==> flow/design.v <==
module APB_INT_Count#(
    parameter DATA_WIDTH = 32,
    parameter ADDR_WIDTH = 16
) 
(
    input  wire                     PCLK,         
    input  wire                     PRESETn,      
    input  wire                     PSEL,         
    input  wire                     PENABLE,      
    input  wire                     PWRITE,       
    input  wire [ADDR_WIDTH-1:0]    PADDR,        
    input  wire [DATA_WIDTH-1:0]    PWDATA,       
    output reg  [DATA_WIDTH-1:0]    PRDATA,       
    output reg                      PREADY,       
    output reg                      PSLVERR,      
    output  wire                    linux_irq,    
    output  wire                    lim_irq,      
    output  wire                    itim_irq,     
    input  wire                     linux_ack,    
    input  wire                     lim_ack,      
    input  wire                     itim_ack      
);
    reg [DATA_WIDTH-1:0] control_regs[0:3];           
    reg [DATA_WIDTH-1:0] linux_count[0:9];            
    reg [DATA_WIDTH-1:0] lim_count[0:9];              
    reg [DATA_WIDTH-1:0] itim_count[0:9];             
    reg invalid_access;   
    always @(posedge PCLK) begin
        if (!PRESETn) begin
            integer x;
            for (x = 0; x < 10; x = x + 1) begin
                linux_count[x] <= {DATA_WIDTH{1'b0}};
            end
        end else if (PSEL && PENABLE && PWRITE && (PADDR == 16'h0010)) begin
            linux_count[0] <= PWDATA;   
        end else if (linux_irq) begin
            linux_count[0] <= linux_count[0] + 1;
        end else if (linux_ack) begin
            integer j;
            for (j = 9; j > 0; j = j - 1) begin
                linux_count[j] <= linux_count[j-1];
            end
            linux_count[0] <= 0;
        end
    end
    always @(posedge PCLK) begin
        if (!PRESETn) begin
            integer y;
            for (y = 0; y < 10; y = y + 1) begin
                lim_count[y] <= {DATA_WIDTH{1'b0}};
            end
        end else if (PSEL && PENABLE && PWRITE && (PADDR == 16'h0040)) begin
            lim_count[0] <= PWDATA;   
        end else if (lim_irq) begin
            lim_count [0] <= lim_count[0] + 1;
        end else if (lim_ack) begin
            integer k;
            for (k = 9; k > 0; k = k - 1) begin 
                lim_count[k] <= lim_count[k-1];
            end
            lim_count[0] <= 0;
        end
    end
    always @(posedge PCLK) begin
        if (!PRESETn) begin
            integer z;
            for (z = 0; z < 10; z = z + 1) begin
                itim_count[z] <= {DATA_WIDTH{1'b0}};
            end
        end else if (PSEL && PENABLE && PWRITE && (PADDR == 16'h0080)) begin
            itim_count[0] <= PWDATA;   
        end else if (itim_irq) begin
            itim_count [0] <= itim_count[0] + 1;
        end else if (itim_ack) begin
            integer l;
            for (l = 9; l > 0; l = l - 1) begin
                itim_count[l] <= itim_count[l-1];
            end
            itim_count[0] <= 0;
        end
    end 
    localparam [31:0] VERSION = 32'h0000_0001;  
    assign linux_irq = control_regs[1][0];
    assign lim_irq = control_regs[2][0];
    assign itim_irq = control_regs[3][0];
    always @(posedge PCLK or negedge PRESETn) begin
        if (!PRESETn) begin
            integer i;
            for (i = 1; i < 4; i = i + 1) control_regs[i] <= {DATA_WIDTH{1'b0}};
            PREADY <= 1'b0;
            PRDATA <= {DATA_WIDTH{1'b0}};
            PSLVERR <= 1'b0;
            invalid_access <= 1'b0;
        end else begin
            PREADY <= 1'b1;
            PSLVERR <= 1'b0;
            if (linux_ack) begin
                control_regs[1][0] <= 0;
            end
            if (lim_ack) begin
                control_regs[2][0] <= 0;
            end            
            if (itim_ack) begin
                control_regs[3][0] <= 0;
            end
            invalid_access <= 1'b0;
            if (PSEL && PENABLE) begin
                if (PWRITE) begin  
                    case (PADDR)
                        16'h0000, 16'h0004, 16'h0008, 16'h000C:
                            control_regs[(PADDR >> 2)] <= PWDATA;
                        16'h0010, 16'h0040, 16'h0080: ;  
                        default: begin
                            invalid_access <= 1'b1;   
                        end
                    endcase
                end else begin
                    case (PADDR)
                        16'h0000: PRDATA <= VERSION;
                        16'h0004, 16'h0008, 16'h000C: PRDATA <= control_regs[(PADDR >> 2)];
                        16'h0010: PRDATA <= linux_count[0];
                        16'h0014: PRDATA <= linux_count[1];
                        16'h0018: PRDATA <= linux_count[2];
                        16'h001C: PRDATA <= linux_count[3];
                        16'h0020: PRDATA <= linux_count[4];
                        16'h0024: PRDATA <= linux_count[5];
                        16'h0028: PRDATA <= linux_count[6];
                        16'h002C: PRDATA <= linux_count[7];
                        16'h0030: PRDATA <= linux_count[8];
                        16'h0034: PRDATA <= linux_count[9];
                        16'h0040: PRDATA <= lim_count[0];
                        16'h0044: PRDATA <= lim_count[1];
                        16'h0048: PRDATA <= lim_count[2];
                        16'h004C: PRDATA <= lim_count[3];
                        16'h0050: PRDATA <= lim_count[4];
                        16'h0054: PRDATA <= lim_count[5];
                        16'h0058: PRDATA <= lim_count[6];
                        16'h005C: PRDATA <= lim_count[7];
                        16'h0060: PRDATA <= lim_count[8];
                        16'h0064: PRDATA <= lim_count[9];
                        16'h0080: PRDATA <= itim_count[0];
                        16'h0084: PRDATA <= itim_count[1];
                        16'h0088: PRDATA <= itim_count[2];
                        16'h008C: PRDATA <= itim_count[3];
                        16'h0090: PRDATA <= itim_count[4];
                        16'h0094: PRDATA <= itim_count[5];
                        16'h0098: PRDATA <= itim_count[6];
                        16'h009C: PRDATA <= itim_count[7];
                        16'h00A0: PRDATA <= itim_count[8];
                        16'h00A4: PRDATA <= itim_count[9];
                        default: begin
                            PRDATA <= {DATA_WIDTH{1'b0}};   
                            invalid_access <= 1'b1;         
                        end
                    endcase
                end 
                if (invalid_access) begin
                    PSLVERR <= 1'b1;
                    PREADY <= 1'b0;   
                end else begin
                    PSLVERR <= 1'b0;
                    PREADY <= 1'b1;   
                end
            end else begin
                    PREADY <= 1'b0;   
            end
        end
    end
endmodule
-- Step by step through the tools: APB_INT_Count
Tool output for the design above, in the order of the flow.
Line numbers count from 1 in the design file above.
Cell names lack the library's common part.
Not given: -
- top module: APB_INT_Count
- clock: PCLK
- cell library: sky130hd
- timing corner: tt_025C_1v80

-- After elaboration
Source: Yosys, flattened and elaborated. Widths are those after wreduce. Registers that Yosys merges into a memory's read port (data or address) are not register bits. Print and check cells do not count. Equal cells are merged and count once.
- register bits: 1123
- input port bits: 56
- output and inout port bits at 37
- cells after elaboration: 143
- $add $sub $neg: 3
- equality and inequality tests at 36
- muxes and demuxes: 34
- noted bitwise gates (word level): 7
- reductions and logical operators: 22
- operator list (operator ; count):
    case mux 32 bit (select 32 bit) ; 1
    two-way mux 32 bit ; 9
    == test 16 x 7 -> 1 bit with constant B ; 10
    == test 16 x 8 -> 1 bit with constant B ; 10
    case mux 32 bit (select 4 bit) ; 1
    == test 16 x 6 -> 1 bit with constant B ; 6
    adder 32 x 1 -> 32 bit with constant B ; 3
    == test 16 x 5 -> 1 bit with constant B ; 4
    OR reduction 34 bit ; 1
    == test 16 x 4 -> 1 bit with constant B ; 2
    two-way mux 1 bit ; 23
    == test 16 x 3 -> 1 bit with constant B ; 1
    logical NOT 16 bit ; 1
    AND reduction 4 bit ; 3
    AND reduction 3 bit ; 3
    nonzero test 3 bit ; 3
    NOT 1 bit ; 7
    OR reduction 7 bit ; 1
    logical AND 1 bit ; 5
    AND reduction 5 bit ; 1
    == test 2 bit with constant B ; 2
    OR reduction 4 bit ; 1
    OR reduction 3 bit ; 1
    == test 2 x 1 -> 1 bit with constant B ; 1
    logical NOT 2 bit ; 1
    AND reduction 2 bit ; 1

-- Longest topological paths
Longest topological path by Yosys (ltp), each cell counted once; first at word level (registers and memories cut), then after technology mapping (sequential cells cut; the memories' decode and read muxes count).
- noted depth after elaboration: 5
- ABC_AREA: 1
- mapped depth: 16
- noted mapped depth without buffers: 14

-- Mapped cells and area
The flow's flattened synthesis, as Yosys stat reports it; memories are mapped. The netlist is that of the ABC_AREA named above (0 if unset); the other value can give another one.
The area totals of this step are shown rounded.
- cell types (type ; count):
    dfxtp_1 ; 960
    o21ai_0 ; 1452
    a21oi_1 ; 988
    inv_1 ; 1063
    dfrtp_1 ; 131
    nand2_1 ; 843
    nand3_1 ; 539
    nor2_1 ; 468
    buf_2 ; 280
    edfxtp_1 ; 32
    clkbuf_1 ; 208
    nand4_1 ; 62
    xor2_1 ; 29
    o21ai_1 ; 50
    o22ai_1 ; 26
    nor3_1 ; 30
    nor2_4 ; 8
    buf_4 ; 11
Not listed: further types 23, cells in them 89.
- cell count: 7269
- noted mapped area: 51500 µm²
- noted area of sequential cells: 23500 µm²
- noted mapped flip-flops: 1123
- noted buffers: 506

-- Timing after synthesis
Path of least setup slack by OpenSTA after synthesis, without wires, with an ideal clock, recovery checks aside; 20% of the period is set as input and as output delay. Where synthesis merged equal registers, the netlist keeps one of their names.
- kind: in2reg
- start: input port PADDR[15]
- end: register control_regs[0][0]
- clock period: 10.0 ns
- noted input delay: 2.000 ns
- noted launch time at the first pin: 2.000 ns
- arrival at 5.311 ns
- noted data required time: 9.539 ns
- setup slack: 4.228 ns
- path delay at 3.772 ns
- stages: 10
- noted buffers on the path: 3
- synthesis period reached: 5.772 ns
"path delay" = arrival - input delay + setup time.
"stages" counts driving pins, that of a launching flip-flop among them; a cell with two outputs on the path counts twice.
"synthesis period reached" = period - worst setup slack (recovery checks aside). The figure is calculated, with input and output delays left at 20% of the set period.
The rows between start and end are the longest chain of elaborated cells between them; the timing report does not say that the signal goes this way. Where chains are equally long, one stands for them.
Each line given opens the expression or statement behind the cell; cells for indexed reads and writes are added by Yosys, which also makes memories of some case tables.
Lines with a computed index may be missing from the assigning lines.
- cells stage by stage: nor2_1 -> nand2_1 -> nor2_2 -> buf_4 -> buf_6 -> buf_4 -> nand2_1 -> nor2_1 -> nand2_1 -> nor3_1
- length of the longest elaborated chain: 3
- elaborated cells between the ends (all ways) at 6
- those cells by class: eq/ne: 3; reduce/logical: 3
- RTL lines, path after synthesis (what ; line ; RTL):
    start, declared ; 11 ; input  wire [ADDR_WIDTH-1:0]    PADDR,
    == test 16 x 3 -> 1 bit ; 109 ; case (PADDR)
    OR reduction 4 bit ; 109 ;
    AND reduction 5 bit ; - ;
    end, declared ; 23 ; reg [DATA_WIDTH-1:0] control_regs[0:3];

-- Timing after layout
From the final timing report of entry A: the path of least setup slack in the routed layout; clock arrival at registers is part of the times.
- kind: in2reg
- start: input port PADDR[15]
- end: register linux_count[4][12]
- clock period: 7.61 ns
- noted input delay: 1.52 ns
- noted launch time at the first pin: 1.52 ns
- arrival at 5.43 ns
- noted data required time: 8.25 ns
- setup slack: 2.82 ns
- stages: 10
- noted buffers on the path: 3
The rows between start and end are the longest chain of elaborated cells between them; the timing report does not say that the signal goes this way. Where chains are equally long, one stands for them.
- cells stage by stage: clkdlybuf4s50_1 -> nor2_1 -> nand2_1 -> nor2_4 -> buf_4 -> nand3_1 -> nand3_4 -> buf_4 -> o21ai_0 -> a21oi_1
- length of the longest elaborated chain: 4
- elaborated cells between the ends (all ways) at 4
- those cells by class: eq/ne: 1; logic: 1; reduce/logical: 2
- RTL lines, path post-layout (what ; line ; RTL):
    start, declared ; 11 ; input  wire [ADDR_WIDTH-1:0]    PADDR,
    == test 16 x 5 -> 1 bit ; 34 ; end else if (PSEL && PENABLE && PWRITE && (PADDR == 16'h0010)) begin
    logical AND 1 bit ; 34 ;
    NOT 1 bit ; - ;
    AND reduction 3 bit ; - ;
    end, assigned ; 32 ; linux_count[x] <= {DATA_WIDTH{1'b0}};
    end, assigned ; 41 ; linux_count[j] <= linux_count[j-1];
    end, declared ; 24 ; reg [DATA_WIDTH-1:0] linux_count[0:9];

Subject: flow runs of APB_INT_Count

Hi,

Design APB_INT_Count on sky130hd. What follows are 6 stored runs of the flow, each under its own settings; their order means nothing. The constraints put input and output delay at 20% of the set period each and load the outputs with 0.01 pF.
By "clock period reached" is meant the clock period of the run minus its worst setup slack. This is arithmetic on one report: input and output delays are still those of the set period (20% each).
"time used up by the worst setup path" is the time allowed to the run's worst setup path (the clock period less input and output delay, where it has them) less its slack. Clock arrival times count: a late capture clock shortens it, a late launch clock lengthens it.
"power consumption": no workload was simulated; the value follows from the tool's default switching activity.
Measured values are rounded.

Entry A
Settings were ABC_AREA = 1; CAP_MARGIN = 10; CELL_PAD_IN_SITES_DETAIL_PLACEMENT = 2; CORE_ASPECT_RATIO = 0.72; CORE_MARGIN = 4; CORE_UTILIZATION = 26; CTS_CLUSTER_DIAMETER = 317; CTS_CLUSTER_SIZE = 30; GPL_ROUTABILITY_DRIVEN = 1; GPL_TIMING_DRIVEN = 1; MIN_ROUTING_LAYER = met1; PLACE_DENSITY_LB_ADDON = 0.05; SLEW_MARGIN = 15; TNS_END_PERCENT = 60; period_ns = 7.61
- noted the die area: 205,000 µm²
- total negative setup slack at 0.000 ns
- power consumption at 10,500 uW
- time used up by the worst setup path at 3.27 ns
- critical path type: in2reg
- synthesized cell area at 51,500 µm²
- noted the area of the standard cells in the finished layout: 55,700 µm²
- worst setup slack after layout at 2.82 ns
- clock period reached: 4.793 ns

Entry B
Settings were ABC_AREA = 0; CELL_PAD_IN_SITES_DETAIL_PLACEMENT = 1; CORE_ASPECT_RATIO = 0.72; CORE_UTILIZATION = 44; CTS_CLUSTER_DIAMETER = 317; CTS_CLUSTER_SIZE = 30; GPL_ROUTABILITY_DRIVEN = 0; MIN_ROUTING_LAYER = met1; PLACE_DENSITY_LB_ADDON = 0.05; TNS_END_PERCENT = 60; period_ns = 6.76; CAP_MARGIN = 20; CORE_MARGIN = 2; SLEW_MARGIN = 20
- noted the die area: 110,000 µm²
- total negative setup slack at 0.000 ns
- power consumption at 10,400 uW
- time used up by the worst setup path at 3.39 ns
- critical path type: in2reg
- synthesized cell area at 47,200 µm²
- noted the area of the standard cells in the finished layout: 50,800 µm²
- worst setup slack after layout at 2.02 ns
- clock period reached: 4.745 ns

Entry C
Settings were CORE_UTILIZATION = 40; SETUP_SLACK_MARGIN = -0.04; period_ns = 6.76; CAP_MARGIN = 20; CORE_MARGIN = 2; SLEW_MARGIN = 20
- noted the die area: 121,000 µm²
- total negative setup slack at 0.000 ns
- power consumption at 13,500 uW
- time used up by the worst setup path at 3.60 ns
- critical path type: in2reg
- synthesized cell area at 47,200 µm²
- noted the area of the standard cells in the finished layout: 53,400 µm²
- worst setup slack after layout at 1.81 ns
- clock period reached: 4.949 ns

Entry D
Settings were ABC_AREA = 1; CELL_PAD_IN_SITES_DETAIL_PLACEMENT = 2; CORE_ASPECT_RATIO = 0.73; CORE_MARGIN = 8; CORE_UTILIZATION = 51; CTS_CLUSTER_SIZE = 95; GPL_ROUTABILITY_DRIVEN = 0; MIN_ROUTING_LAYER = met2; SLEW_MARGIN = 10; period_ns = 7.14; CAP_MARGIN = 20
- stopped before the end: placement reported DPL-0033

Entry E
Settings were CORE_UTILIZATION = 40; period_ns = 8.71; CAP_MARGIN = 20; CORE_MARGIN = 2; SLEW_MARGIN = 20
- noted the die area: 121,000 µm²
- total negative setup slack at 0.000 ns
- power consumption at 10,500 uW
- time used up by the worst setup path at 4.25 ns
- critical path type: in2reg
- synthesized cell area at 47,200 µm²
- noted the area of the standard cells in the finished layout: 53,200 µm²
- worst setup slack after layout at 2.71 ns
- clock period reached: 5.996 ns

Entry F
Settings were ABC_AREA = 1; CAP_MARGIN = 10; CELL_PAD_IN_SITES_DETAIL_PLACEMENT = 2; CORE_ASPECT_RATIO = 0.72; CORE_MARGIN = 4; CORE_UTILIZATION = 26; CTS_CLUSTER_DIAMETER = 317; CTS_CLUSTER_SIZE = 30; GPL_ROUTABILITY_DRIVEN = 0; GPL_TIMING_DRIVEN = 1; MIN_ROUTING_LAYER = met1; PLACE_DENSITY_LB_ADDON = 0.05; SLEW_MARGIN = 15; TNS_END_PERCENT = 60; period_ns = 6.76
- noted the die area: 205,000 µm²
- total negative setup slack at 0.000 ns
- power consumption at 11,900 uW
- time used up by the worst setup path at 3.20 ns
- critical path type: in2reg
- synthesized cell area at 51,500 µm²
- noted the area of the standard cells in the finished layout: 55,900 µm²
- worst setup slack after layout at 2.21 ns
- clock period reached: 4.550 ns

Regards
